==> flow/design.v <==
`timescale 1ns / 1ps
module clock(clk, reset, freq, clk_en);
	input clk;
	input reset;
	input [31:0] freq;
	output clk_en;
	reg clk_temp;
	reg [26:0] counter;
	wire [26:0]	cycles;
	assign clk_en = clk_temp;
	assign cycles = (100000000 / freq) - 1;
	always @ (posedge clk) begin
		if (reset) begin
			counter <= 0;
			clk_temp <= 0;
		end
		else begin
		counter <= counter + 1;
		if (counter == cycles) begin
			clk_temp <= 1;
			counter <= 0;
		end
		else
			clk_temp <= 0;
		end
	end
endmodule
`timescale 1ns / 1ps
module hvsync_generator(clk, reset, en, vga_h_sync, vga_v_sync, inDisplayArea, CounterX, CounterY);
input clk;
input reset;
input en;
output vga_h_sync, vga_v_sync;
output reg inDisplayArea;
output [9:0] CounterX;
output [9:0] CounterY;
reg [9:0] CountX;
reg [9:0] CountY;
assign CounterX = PixelX;
assign CounterY = PixelY;
reg [9:0] PixelX;
reg [9:0] PixelY;
parameter CountXmaxed = 799;  
parameter CountYmaxed = 524;  
parameter hpulse = 96; 	 
parameter vpulse = 2; 	 
parameter hbp = 144; 	 
parameter hfp = 784; 	 
parameter vbp = 35; 		 
parameter vfp = 515; 	 
always @(posedge clk)
	if (reset) begin
		CountX <= 0;
		CountY <= 0;
	end
	else if (en)
	if(CountX < CountXmaxed)
		CountX <= CountX + 1;
	else 	
	begin
		CountX <= 0;
		if (CountY < CountYmaxed)
			CountY <= CountY + 1;
		else
			CountY <= 0;
	end
assign vga_h_sync = (CountX < hpulse) ? 0:1;
assign vga_v_sync = (CountY < vpulse) ? 0:1;
always @(posedge clk)
	if (reset) begin
		inDisplayArea <= 0;
		PixelX <= 0;
		PixelY <= 0;
	end
	else if (en)
	if(CountX >= hbp && CountX < hfp && CountY >= vbp && CountY < vfp) begin
		inDisplayArea <= 1;
		PixelX <= CountX - hbp;
		PixelY <= CountY - vbp;
	end
	else begin
		inDisplayArea <= 0;
		PixelX <= 0;
		PixelY <= 0;
	end
endmodule
`timescale 1ns / 1ps
module pieces(encoding, PixelX, PixelY, display);
	input [41:0] encoding;
	input [9:0] PixelX;
	input [9:0] PixelY;
	output display;
	reg [5:0] coordinate;
	always @* begin
		coordinate <= ((PixelX-145) / 50) + 7 * ((PixelY-90) / 50);
	end
	assign display = encoding[coordinate];
endmodule
`timescale 1ns / 1ps
module finish(encoding, pos, done);
	input [41:0] encoding;
	input [5:0] pos;
	output reg done;
	always @* begin
		if (encoding[pos+1] && encoding[pos+2] && encoding[pos+3] && (pos%7 < 4))
			done <= 1;
		else if (encoding[pos-1] && encoding[pos+1] && encoding[pos+2] && (pos%7 < 5) && (pos%7 > 0))
			done <= 1;
		else if (encoding[pos-2] && encoding[pos-1] && encoding[pos+1] && (pos%7 < 6) && (pos%7 > 1))
			done <= 1;
		else if (encoding[pos-3] && encoding[pos-2] && encoding[pos-1] && (pos%7 > 2))
			done <= 1;
		else if (encoding[pos+7] && encoding[pos+14] && encoding[pos+21] && (pos < 21))
			done <= 1;
		else if (encoding[pos+8] && encoding[pos+16] && encoding[pos+24] && (pos%7 < 4) && (pos < 21))
			done <= 1;
		else if (encoding[pos-8] && encoding[pos+8] && encoding[pos+16] && (pos%7 < 5) && (pos%7 > 0) && (pos < 28) && (pos > 6))
			done <= 1;
		else if (encoding[pos-16] && encoding[pos-8] && encoding[pos+8] && (pos%7 < 6) && (pos%7 > 1) && (pos < 35) && (pos > 13))
			done <= 1;
		else if (encoding[pos-24] && encoding[pos-16] && encoding[pos-8] && (pos%7 > 2) && (pos > 20))
			done <= 1;
		else if (encoding[pos+6] && encoding[pos+12] && encoding[pos+18] && (pos%7 > 2) && (pos < 21))
			done <= 1;
		else if (encoding[pos-6] && encoding[pos+6] && encoding[pos+12] && (pos%7 > 1) && (pos%7 < 6) && (pos < 28) && (pos > 6))
			done <= 1;
		else if (encoding[pos-12] && encoding[pos-6] && encoding[pos+6] && (pos%7 > 0) && (pos%7 < 5) && (pos < 35) && (pos > 13))
			done <= 1;
		else if (encoding[pos-18] && encoding[pos-12] && encoding[pos-6] && (pos%7 < 4) && (pos > 20))
			done <= 1;
		else 
			done <= 0;
	end
endmodule
`timescale 1ns / 1ps
module vga(clk, rst, reset, btnL, btnR, btnD, vga_h_sync, vga_v_sync, vga_R, vga_G, vga_B);
	input clk, rst, reset, btnL, btnR, btnD;
	output vga_h_sync, vga_v_sync;
	output [2:0] vga_R;
	output [2:0] vga_G;
	output [1:0] vga_B;
	wire inDisplayArea;
	wire [9:0] PixelX;
	wire [9:0] PixelY;
	wire clk_px;
	wire rDisplay, yDisplay, rFinish, yFinish;
	clock clkpx (.clk(clk), .reset(rst), .freq(25000000), .clk_en(clk_px));
	hvsync_generator syncgen(.clk(clk), .reset(rst), .en(clk_px), .vga_h_sync(vga_h_sync), .vga_v_sync(vga_v_sync), 
	.inDisplayArea(inDisplayArea), .CounterX(PixelX), .CounterY(PixelY));
	reg [41:0] red;
	reg [41:0] ylw;
	reg [3:0] col;
	reg [2:0] columnA;
	reg [2:0] columnB;
	reg [2:0] columnC;
	reg [2:0] columnD;
	reg [2:0] columnE;
	reg [2:0] columnF;
	reg [2:0] columnG;
	reg player;
	reg [5:0] coordinate;
	reg [5:0] prev_coordinate;
	reg [2:0] height;
	reg winner;
	reg rw;
	reg yw;
	pieces redpieces (.encoding(red_q), .PixelX(PixelX), .PixelY(PixelY), .display(rDisplay));
	pieces ylwpieces (.encoding(ylw_q), .PixelX(PixelX), .PixelY(PixelY), .display(yDisplay));
	finish rwins (.encoding(red_q), .pos(coordinate_q), .done(rFinish));
	finish ywins (.encoding(ylw_q), .pos(coordinate_q), .done(yFinish));
	reg [2:0] vga_R;
	reg [2:0] vga_G;
	reg [1:0] vga_B;
	always @(posedge clk) begin
		if (rst) begin
			vga_R = 3'b000;
			vga_G = 3'b000;
			vga_B = 2'b00;
		end
		else if(inDisplayArea) begin
			if (PixelX > 145 && PixelX < 495 && PixelY > 40 && PixelY < 90 &&
				(PixelX - 145 > col_q * 50) && (PixelX - 145 < (col_q+1) * 50)) begin
				if (player_q) begin
					vga_R = 3'b111;
					vga_G = 3'b000;
					vga_B = 2'b00;
				end
				else begin
					vga_R = 3'b111;
					vga_G = 3'b111;
					vga_B = 2'b00;
				end
			end
			else if (PixelX >= 145 && PixelX <= 495 && PixelY >= 90 && PixelY <= 390) begin
				if ((PixelX-45) % 50 == 0 || (PixelY-40) %50 == 0) begin
					vga_R = 3'b000;
					vga_G = 3'b000;
					vga_B = 2'b00;
				end
				else if (rDisplay) begin
					vga_R = 3'b111;
					vga_G = 3'b000;
					vga_B = 2'b00;
				end
				else if (yDisplay) begin
					vga_R = 3'b111;
					vga_G = 3'b111;
					vga_B = 2'b00;
				end
				else begin
					vga_R = 3'b000;
					vga_G = 3'b111;
					vga_B = 2'b11;
				end
			end
			else begin
				if (PixelX > 545 && PixelX < 595 && PixelY > 340 && PixelY < 390)
					if (rw_q) begin
						vga_R = 3'b111;
						vga_G = 3'b000;
						vga_B = 2'b00;
					end
					else if (yw_q) begin
						vga_R = 3'b111;
						vga_G = 3'b111;
						vga_B = 2'b00;
					end
					else begin
						vga_R = 3'b000;
						vga_G = 3'b111;
						vga_B = 2'b00;
					end
				else begin
					vga_R = 3'b111;
					vga_G = 3'b111;
					vga_B = 2'b11;
				end
			end
		end
		else begin
			vga_R = 3'b000;
			vga_G = 3'b000;
			vga_B = 2'b00;
		end
	end
	localparam DIV_BITS = 6;
	wire [DIV_BITS:0] clk_dv_inc;
	reg [DIV_BITS-1:0]  clk_dv;
   reg         clk_en;
   reg         clk_en_d;
   assign clk_dv_inc = clk_dv + 1;
   always @ (posedge clk) begin
		if (rst) begin
			clk_dv   <= 0;
			clk_en   <= 0;
			clk_en_d <= 0;
		end
		else begin
			clk_dv   <= clk_dv_inc[DIV_BITS-1:0];
			clk_en   <= clk_dv_inc[DIV_BITS];
			clk_en_d <= clk_en;
		end
	end
	reg [3:0]   step_reset;
	reg [3:0]	step_left;
	reg [3:0]	step_right;
	reg [3:0]	step_down;
   always @ (posedge clk)
		if (rst)
		begin
			step_reset <= 4'b0;
			step_left  <= 4'b0;
			step_right <= 4'b0;
			step_down  <= 4'b0;
		end
		else if (clk_en)
		begin
			step_reset[3:0]  <= {reset, step_reset[3:1]};
			step_left[3:0]  <= {btnL, step_left[3:1]};
			step_right[3:0]  <= {btnR, step_right[3:1]};
			step_down[3:0]  <= {btnD, step_down[3:1]};
		end
	reg [41:0] red_q;
	reg [41:0] ylw_q;
	reg [3:0] col_q;
	reg player_q;
	reg [5:0] coordinate_q;
	reg rw_q;
	reg yw_q;
	always @ (posedge clk) begin
		red = red_q;
		ylw = ylw_q;
		col = col_q;
		player = player_q;
		coordinate = coordinate_q;
		rw = rw_q;
		yw = yw_q;
		if (rst) begin
			red = 42'b0000111_0000000_0000000_0000000_0000000_0000000;
			ylw = 42'b0000000_0000111_0000000_0000000_0000000_0000000;
			col = 3;
			columnA = 2;
			columnB = 2;
			columnC = 2;
			columnD = 0;
			columnE = 0;
			columnF = 0;
			columnG = 0;
			player = 1;
			winner = 0;
			coordinate = 0;
			rw = 0;
			yw = 0;
		end
		else if(~step_reset[0] & step_reset[1] & step_reset[2] & clk_en_d) begin
			red = 42'b0;
			ylw = 42'b0;
			col = 3;
			columnA = 0;
			columnB = 0;
			columnC = 0;
			columnD = 0;
			columnE = 0;
			columnF = 0;
			columnG = 0;
			player = 1;
			winner = 0;
			coordinate = 0;
			rw = 0;
			yw = 0;
		end
		else if(~step_left[0] & step_left[1] & step_left[2] & clk_en_d) begin
			if (col == 0)
				col = 0;
			else
				col = col - 1;
		end
		else if(~step_right[0] & step_right[1] & step_right[2] & clk_en_d) begin
			if (col == 6)
				col = 6;
			else
				col = col + 1;
		end
		else if(~step_down[0] & step_down[1] & step_down[2] & clk_en_d) begin
			case (col)
				0 : height = columnA;
				1 : height = columnB;
				2 : height = columnC;
				3 : height = columnD;
				4 : height = columnE;
				5 : height = columnF;
				6 : height = columnG;
				default : height = 0;
			endcase
			if (height == 6)
				;
			else begin
				coordinate = col + 7*(5-height);
				if (player) begin
					red[coordinate] = 1;
				end
				else begin
					ylw[coordinate] = 1;
				end
				player = ~player;
				case (col)
					0 : columnA = height + 1;
					1 : columnB = height + 1;
					2 : columnC = height + 1;
					3 : columnD = height + 1;
					4 : columnE = height + 1;
					5 : columnF = height + 1;
					6 : columnG = height + 1;
					default : ;
				endcase
			end
			if (~winner) 
				if(rFinish && player) begin
					rw = 1;
					winner =1;
				end
				else if (yFinish && ~player) begin
					yw = 1;
					winner =1;
				end
		end
		red_q <= red;
		ylw_q <= ylw;
		col_q <= col;
		player_q <= player;
		coordinate_q <= coordinate;
		rw_q <= rw;
		yw_q <= yw;
	end
endmodule
Lab notebook: vga

[Step by step through the tools: vga]
Tool output for the design above before and after an edit, in the order of the flow.
Lines under "before" count in the file above, lines under "after" in the edited file.
"change": "after" minus "before" as printed here. "relative change": 100 x difference / "before".
Cell names lack the library's common part.
The mark n/a stands for no value.
Set-up
  top module: vga
  clock: clk
  cell library: sky130hd
  library corner: tt_025C_1v80

[Edit of the RTL]
The edit as a unified diff against the file above.
The edited RTL no longer does the same as the RTL above: the edit was made by script, with no optimisation intended.
begin of diff
@@ -249,5 +249,5 @@
    reg         clk_en;
    reg         clk_en_d;
-   assign clk_dv_inc = clk_dv + 1;
+   assign clk_dv_inc = clk_dv - 1;
    always @ (posedge clk) begin
 		if (rst) begin
end of diff

[Elaborated design]
Counts by Yosys on the flattened word-level netlist (proc, flatten, opt, wreduce; memories kept). Register bits leave out memories and registers merged into their read ports (data or address). Print and check cells are left out. Cells with the same type and inputs are merged into one.
Cells by class
  magnitude comparators: before 34, after 34, change 0, relative change 0.00%
  $mul: before 4, after 4, change 0, relative change 0.00%
  shift-type cells: before 45, after 45, change 0, relative change 0.00%
  add/subtract/negate cells: before 38, after 38, change 0, relative change 0.00%
  div/mod/pow operators: before 5, after 5, change 0, relative change 0.00%
  eq/ne operators: before 12, after 12, change 0, relative change 0.00%
  muxes and demuxes: before 103, after 103, change 0, relative change 0.00%
  reduce/logical cells: before 163, after 163, change 0, relative change 0.00%
  bitwise operators: before 30, after 30, change 0, relative change 0.00%
Operators with widths
  6-bit by 1-bit adder with 7-bit output (second input constant): before 2, after 1, change -1, relative change -50.00%
  6-bit by 1-bit subtractor with 7-bit output (second input constant): before 1, after 2, change +1, relative change +100.00%
  1-bit logical AND: before 130, after 130, change 0, relative change 0.00%
  1-bit two-way mux: before 39, after 39, change 0, relative change 0.00%
  42-bit by 8-bit indexed select with 1-bit output: before 24, after 24, change 0, relative change 0.00%
  2-bit two-way mux: before 23, after 23, change 0, relative change 0.00%
  3-bit two-way mux: before 20, after 20, change 0, relative change 0.00%
  42-bit by 7-bit indexed select with 1-bit output: before 18, after 18, change 0, relative change 0.00%
  5-bit AND reduction: before 15, after 15, change 0, relative change 0.00%
  1-bit inverter: before 13, after 13, change 0, relative change 0.00%
  1-bit AND: before 12, after 12, change 0, relative change 0.00%
  31-bit two-way mux: before 6, after 6, change 0, relative change 0.00%
  38-bit two-way mux: before 6, after 6, change 0, relative change 0.00%
  2-bit nonzero test: before 6, after 6, change 0, relative change 0.00%
  10-bit < comparator (second input constant): before 5, after 5, change 0, relative change 0.00%
  6-bit by 5-bit adder with 7-bit output (second input constant): before 4, after 4, change 0, relative change 0.00%
  10-bit two-way mux: before 4, after 4, change 0, relative change 0.00%
  4-bit two-way mux: before 4, after 4, change 0, relative change 0.00%
  6-bit by 4-bit adder with 7-bit output (second input constant): before 3, after 3, change 0, relative change 0.00%
  4-bit by 3-bit == test with 1-bit output (second input constant): before 3, after 3, change 0, relative change 0.00%
  32-bit by 3-bit < comparator with 1-bit output (second input constant): before 3, after 3, change 0, relative change 0.00%
  2-bit != test (second input constant): before 3, after 3, change 0, relative change 0.00%
  2-bit OR reduction: before 3, after 3, change 0, relative change 0.00%
  6-bit by 5-bit subtractor with 7-bit output (second input constant): before 3, after 3, change 0, relative change 0.00%
  10-bit by 1-bit adder with 10-bit output (second input constant): before 2, after 2, change 0, relative change 0.00%
  6-bit by 2-bit adder with 7-bit output (second input constant): before 2, after 2, change 0, relative change 0.00%
  6-bit by 3-bit adder with 7-bit output (second input constant): before 2, after 2, change 0, relative change 0.00%
  42-bit AND: before 2, after 2, change 0, relative change 0.00%
The list need not be complete.
Word-level totals
  cells after elaboration: before 471, after 471, change 0, relative change 0.00%
  output and inout port bits: before 10, after 10, change 0, relative change 0.00%
  register bits after elaboration: before 220, after 220, change 0, relative change 0.00%
  input port bits: before 6, after 6, change 0, relative change 0.00%

[Logic depth]
Longest topological path by Yosys (ltp), each cell counted once; first at word level (registers and memories cut), then after technology mapping (sequential cells cut; the memories' decode and read muxes count).
Logic depth
  word-level depth: before 24, after 24, change 0, relative change 0.00%
  ABC_AREA: before 0, after 0
  depth in mapped cells: before 40, after 37, change -3, relative change -7.50%
  mapped depth without buffers: before 38, after 35, change -3, relative change -7.89%

[After synthesis]
The flow's flattened synthesis, as Yosys stat reports it; memories are mapped. The netlist is that of the ABC_AREA named above (0 if unset); the other value can give another one.
Cell types
  mux2i_1: before 131, after 106, change -25, relative change -19.08%
  mux4_2: before 136, after 158, change +22, relative change +16.18%
  o21ai_0: before 162, after 141, change -21, relative change -12.96%
  o211ai_1: before 39, after 21, change -18, relative change -46.15%
  nor2_1: before 344, after 361, change +17, relative change +4.94%
  nor4_1: before 11, after 24, change +13, relative change +118.18%
  a21o_1: before 25, after 14, change -11, relative change -44.00%
  nand2_1: before 233, after 225, change -8, relative change -3.43%
  nand3_1: before 63, after 71, change +8, relative change +12.70%
  a211oi_1: before 28, after 35, change +7, relative change +25.00%
  or2_2: before 13, after 19, change +6, relative change +46.15%
  o31a_1: before 4, after 10, change +6, relative change +150.00%
  clkinv_1: before 2, after 8, change +6, relative change +300.00%
  a21oi_1: before 237, after 232, change -5, relative change -2.11%
  o21a_1: before 21, after 16, change -5, relative change -23.81%
  buf_2: before 18, after 23, change +5, relative change +27.78%
  a22oi_1: before 14, after 9, change -5, relative change -35.71%
  o31ai_1: before 14, after 19, change +5, relative change +35.71%
The list need not be complete.
Synthesis totals
  standard cells after synthesis: before 2813, after 2804, change -9, relative change -0.32%
  flip-flop cells: before 215, after 215, change 0, relative change 0.00%
  sequential part of the area (um2): before 4304.1, after 4304.1, change 0.0, relative change 0.00%
  mapped area (um2): before 23128.4, after 23167.2, change +38.8, relative change +0.17%
The figures by module come from a second, unflattened synthesis with its own total; it is not the netlist above.
Unflattened totals
  cell total of the unflattened synthesis: before 8570, after 8552, change -18, relative change -0.21%
  area (unflattened synthesis) (um2): before 63058.0, after 62850.3, change -207.7, relative change -0.33%
Each row is one instance without its submodules.
Modules, before
  clock: cells 5049, instances 1, sequential area 560.5 um2, area 33320.7 um2
  finish: cells 615, instances 2, sequential area 0.0 um2, area 5671.7 um2
  vga: cells 1246, instances 1, sequential area 2922.8 um2, area 10148.5 um2
  pieces: cells 398, instances 2, sequential area 0.0 um2, area 3034.2 um2
  hvsync_generator: cells 249, instances 1, sequential area 820.8 um2, area 2177.1 um2
Modules, after
  clock: cells 5049, instances 1, sequential area 560.5 um2, area 33320.7 um2
  finish: cells 615, instances 2, sequential area 0.0 um2, area 5671.7 um2
  vga: cells 1228, instances 1, sequential area 2922.8 um2, area 9940.8 um2
  pieces: cells 398, instances 2, sequential area 0.0 um2, area 3034.2 um2
  hvsync_generator: cells 249, instances 1, sequential area 820.8 um2, area 2177.1 um2

[Worst setup path after synthesis]
OpenSTA on the mapped netlist: ideal clock, no wires. The path of least setup slack (recovery checks aside). Input and output delay are each 20% of the period. Register names are those of the netlist, which keeps one name where synthesis merged equal registers.
Timing post-synthesis
  path kind: before flip-flop to flip-flop, after flip-flop to flip-flop
  from: before register syncgen.PixelY[2], after register syncgen.PixelY[1]
  to: before register vga_B[0], after register vga_B[0]
  slack (ns): before 1.780, after 2.158, change +0.378
  launch time at the first pin (ns): before 0.000, after 0.000, change 0.000
  setup time (ns): before 0.079, after 0.086, change +0.007
  path delay (ns): before 8.220, after 7.842, change -0.378, relative change -4.60%
  data arrival time (ns): before 8.141, after 7.756, change -0.385, relative change -4.73%
  driving pins on the path: before 31, after 30, change -1, relative change -3.23%
  clock period (ns): before 10.0, after 10.0, change 0.0, relative change 0.00%
  synthesis period reached (ns): before 8.22, after 7.842, change -0.378, relative change -4.60%
"path delay" = arrival - input delay + setup time.
"driving pins on the path": output pins that drive a net of the path, with the launching flip-flop's if there is one; two outputs of one cell count as two.
"synthesis period reached" is the clock period less the worst setup slack; recovery checks do not enter. This is arithmetic on one report: input and output delays are still those of the set period (20% each).
The rows between start and end are the longest chain of elaborated cells between them; the timing report does not say that the signal goes this way. Where chains are equally long, one stands for them.
Each line given opens the expression or statement behind the cell; cells for indexed reads and writes are added by Yosys, which also makes memories of some case tables.
A register here has more assigning lines than the two given.
Between the ends, post-synthesis, before
  cells stage by stage: dfxtp_1 > clkbuf_1 > inv_1 > ha_1 > nor2b_1 > o21ai_1 > xor2_1 > xnor2_1 > a31oi_1 > maj3_1 > o221ai_1 > a31oi_1 > a211oi_2 > a31oi_1 > xnor2_1 > nand2_1 > o21ba_2 > xnor2_1 > and3_1 > o31a_1 > fa_1 > fa_1 > fa_1 > xor2_1 > mux4_2 > o21ai_0 > o22ai_1 > a211oi_1 > and2_1 > o211ai_1 > a211oi_2
  cells in the longest elaborated chain: 9
Ends and longest elaborated chain, post-synthesis, before
  start: declaration: RTL line 42  | reg [9:0] PixelY;
  start: assignment: RTL line 73  | PixelY <= 0;
  start: assignment: RTL line 79  | PixelY <= CountY - vbp;
  10-bit by 7-bit subtractor with 11-bit output: RTL line 95  | coordinate <= ((PixelX-145) / 50) + 7 * ((PixelY-90) / 50);
  32-bit by 6-bit divider with 32-bit output: RTL line 95
  3-bit by 32-bit multiplier with 6-bit output: RTL line 95
  6-bit adder: RTL line 95
  42-bit by 6-bit indexed select with 1-bit output: RTL line 97  | assign display = encoding[coordinate];
  2-bit two-way mux: RTL line 205  | else if (yDisplay) begin
  2-bit two-way mux: RTL line 200  | else if (rDisplay) begin
  2-bit two-way mux: RTL line 195  | if ((PixelX-45) % 50 == 0 || (PixelY-40) %50 == 0) begin
  2-bit two-way mux: RTL line 194  | else if (PixelX >= 145 && PixelX <= 495 && PixelY >= 90 && PixelY <= 390) begin
  end: assignment: RTL line 191  | vga_B = 2'b00;
  end: assignment: RTL line 198  | vga_B = 2'b00;
  end: declaration: RTL line 141  | output [1:0] vga_B;
Between the ends, post-synthesis, after
  cells stage by stage: dfxtp_1 > clkbuf_1 > inv_1 > ha_1 > nor2b_1 > o21a_1 > o21ai_0 > and2_0 > clkbuf_1 > a211oi_2 > o221a_2 > o21ai_0 > o211ai_2 > nand2_1 > maj3_1 > xnor2_1 > nand2b_1 > mux2i_1 > a311oi_1 > a311oi_1 > fa_1 > fa_1 > fa_1 > xor2_1 > mux4_2 > mux2_2 > a211o_1 > nor3_1 > o21ai_0 > a211oi_1
  cells in the longest elaborated chain: 9
Ends and longest elaborated chain, post-synthesis, after
  start: declaration: RTL line 42  | reg [9:0] PixelY;
  start: assignment: RTL line 73  | PixelY <= 0;
  start: assignment: RTL line 79  | PixelY <= CountY - vbp;
  10-bit by 7-bit subtractor with 11-bit output: RTL line 95  | coordinate <= ((PixelX-145) / 50) + 7 * ((PixelY-90) / 50);
  32-bit by 6-bit divider with 32-bit output: RTL line 95
  3-bit by 32-bit multiplier with 6-bit output: RTL line 95
  6-bit adder: RTL line 95
  42-bit by 6-bit indexed select with 1-bit output: RTL line 97  | assign display = encoding[coordinate];
  2-bit two-way mux: RTL line 205  | else if (yDisplay) begin
  2-bit two-way mux: RTL line 200  | else if (rDisplay) begin
  2-bit two-way mux: RTL line 195  | if ((PixelX-45) % 50 == 0 || (PixelY-40) %50 == 0) begin
  2-bit two-way mux: RTL line 194  | else if (PixelX >= 145 && PixelX <= 495 && PixelY >= 90 && PixelY <= 390) begin
  end: assignment: RTL line 191  | vga_B = 2'b00;
  end: assignment: RTL line 198  | vga_B = 2'b00;
  end: declaration: RTL line 141  | output [1:0] vga_B;

[Worst path after layout]
From the final timing report of the runs of set A: the path of least setup slack in the routed layout; clock arrival at registers is part of the times.
Timing post-layout
  path kind: before flip-flop to flip-flop, after flip-flop to flip-flop
  from: before register syncgen.PixelY[2], after register syncgen.PixelY[1]
  to: before register vga_B[0], after register vga_B[0]
  driving pins on the path: before 30, after 28, change -2, relative change -6.67%
  clock period (ns): before 10.0, after 10.0, change 0.0, relative change 0.00%
  launch time at the first pin (ns): before 0.54, after 0.54, change 0.00, relative change 0.00%
  slack (ns): before 0.69, after 0.86, change +0.17
  data arrival time (ns): before 9.78, after 9.60, change -0.18, relative change -1.84%
  setup time (ns): before 0.07, after 0.08, change +0.01
The rows between start and end are the longest chain of elaborated cells between them; the timing report does not say that the signal goes this way. Where chains are equally long, one stands for them.
A register here has more assigning lines than the two given.
Between the ends, post-layout, before
  cells stage by stage: dfxtp_1 > inv_1 > ha_1 > nor2b_1 > o21ai_1 > xor2_1 > xnor2_1 > a31oi_1 > maj3_1 > o221ai_1 > a31oi_1 > a211oi_2 > a31oi_1 > xnor2_1 > nand2_1 > o21ba_2 > xnor2_1 > and3_1 > o31ai_1 > ha_1 > ha_1 > ha_1 > mux4_2 > mux4_2 > mux2i_1 > nor2_1 > a211oi_1 > and2_1 > o211ai_1 > a211oi_2
  cells in the longest elaborated chain: 9
Ends and longest elaborated chain, post-layout, before
  start: declaration: RTL line 42  | reg [9:0] PixelY;
  start: assignment: RTL line 73  | PixelY <= 0;
  start: assignment: RTL line 79  | PixelY <= CountY - vbp;
  10-bit by 7-bit subtractor with 11-bit output: RTL line 95  | coordinate <= ((PixelX-145) / 50) + 7 * ((PixelY-90) / 50);
  32-bit by 6-bit divider with 32-bit output: RTL line 95
  3-bit by 32-bit multiplier with 6-bit output: RTL line 95
  6-bit adder: RTL line 95
  42-bit by 6-bit indexed select with 1-bit output: RTL line 97  | assign display = encoding[coordinate];
  2-bit two-way mux: RTL line 205  | else if (yDisplay) begin
  2-bit two-way mux: RTL line 200  | else if (rDisplay) begin
  2-bit two-way mux: RTL line 195  | if ((PixelX-45) % 50 == 0 || (PixelY-40) %50 == 0) begin
  2-bit two-way mux: RTL line 194  | else if (PixelX >= 145 && PixelX <= 495 && PixelY >= 90 && PixelY <= 390) begin
  end: assignment: RTL line 191  | vga_B = 2'b00;
  end: assignment: RTL line 198  | vga_B = 2'b00;
  end: declaration: RTL line 141  | output [1:0] vga_B;
Between the ends, post-layout, after
  cells stage by stage: dfxtp_1 > inv_1 > ha_1 > nor2b_1 > o21a_1 > o21ai_0 > and2_0 > a211oi_2 > o221a_2 > o21ai_0 > o211ai_2 > nand2_1 > maj3_1 > xnor2_1 > nand2b_1 > mux2i_1 > a311oi_1 > a311oi_1 > fa_1 > fa_1 > fa_1 > xor2_1 > mux4_2 > mux2_2 > a211o_1 > nor3_1 > o21ai_0 > a211oi_1
  cells in the longest elaborated chain: 9
Ends and longest elaborated chain, post-layout, after
  start: declaration: RTL line 42  | reg [9:0] PixelY;
  start: assignment: RTL line 73  | PixelY <= 0;
  start: assignment: RTL line 79  | PixelY <= CountY - vbp;
  10-bit by 7-bit subtractor with 11-bit output: RTL line 95  | coordinate <= ((PixelX-145) / 50) + 7 * ((PixelY-90) / 50);
  32-bit by 6-bit divider with 32-bit output: RTL line 95
  3-bit by 32-bit multiplier with 6-bit output: RTL line 95
  6-bit adder: RTL line 95
  42-bit by 6-bit indexed select with 1-bit output: RTL line 97  | assign display = encoding[coordinate];
  2-bit two-way mux: RTL line 205  | else if (yDisplay) begin
  2-bit two-way mux: RTL line 200  | else if (rDisplay) begin
  2-bit two-way mux: RTL line 195  | if ((PixelX-45) % 50 == 0 || (PixelY-40) %50 == 0) begin
  2-bit two-way mux: RTL line 194  | else if (PixelX >= 145 && PixelX <= 495 && PixelY >= 90 && PixelY <= 390) begin
  end: assignment: RTL line 191  | vga_B = 2'b00;
  end: assignment: RTL line 198  | vga_B = 2'b00;
  end: declaration: RTL line 141  | output [1:0] vga_B;

[Flow runs]
Both versions went through the flow (Yosys, OpenROAD) with the same settings in each pair. Constraints: input delay and output delay 20% of the set period each, output load 0.01 pF.
Flow settings, set A
  CORE_UTILIZATION: 40
  period_ns: 10.0
  CAP_MARGIN: 20
  CORE_MARGIN: 2
  SLEW_MARGIN: 20
Results, set A
  setup total negative slack (ns): before 0.000, after 0.000, change 0.000
  standard-cell area after layout (um2): before 24644.9, after 24603.6, change -41.3, relative change -0.17%
  post-layout utilization: before 0.429, after 0.428, change -0.001
  area inside the die boundary (um2): before 59760.7, after 59858.5, change +97.8, relative change +0.16%
  Yosys chip area after synthesis (um2): before 23128.4, after 23167.2, change +38.8, relative change +0.17%
  overall power (uW): before 1823, after 1855, change +32, relative change +1.76%
  smallest setup slack (ns): before 0.691, after 0.857, change +0.166
  post-route worst hold slack (ns): before 0.438, after 0.437, change -0.001
  achieved clock period (ns): before 9.309, after 9.143, change -0.166, relative change -1.78%
Flow settings, set B
  ABC_AREA: 1
  CAP_MARGIN: 35
  CELL_PAD_IN_SITES_GLOBAL_PLACEMENT: 1
  CORE_ASPECT_RATIO: 1.74
  CORE_UTILIZATION: 50
  SETUP_SLACK_MARGIN: 1.13
  SLEW_MARGIN: 35
  period_ns: 5.33
  CORE_MARGIN: 2
Results, set B
  setup total negative slack (ns): before -3.924, after -3.688, change +0.236
  standard-cell area after layout (um2): before 28760.1, after 28298.4, change -461.7, relative change -1.61%
  post-layout utilization: before 0.648, after 0.635, change -0.013
  area inside the die boundary (um2): before 46689.3, after 46814.4, change +125.1, relative change +0.27%
  Yosys chip area after synthesis (um2): before 22456.5, after 22517.8, change +61.3, relative change +0.27%
  overall power (uW): before 3229, after 3529, change +300, relative change +9.29%
  smallest setup slack (ns): before -1.350, after -1.247, change +0.103
  post-route worst hold slack (ns): before 0.445, after 0.410, change -0.035
  achieved clock period (ns): before 6.680, after 6.577, change -0.103, relative change -1.54%
By "achieved clock period" is meant the clock period of the run minus its worst setup slack. This is arithmetic on one report: input and output delays are still those of the set period (20% each).
"overall power": no workload was simulated; the value follows from the tool's default switching activity.
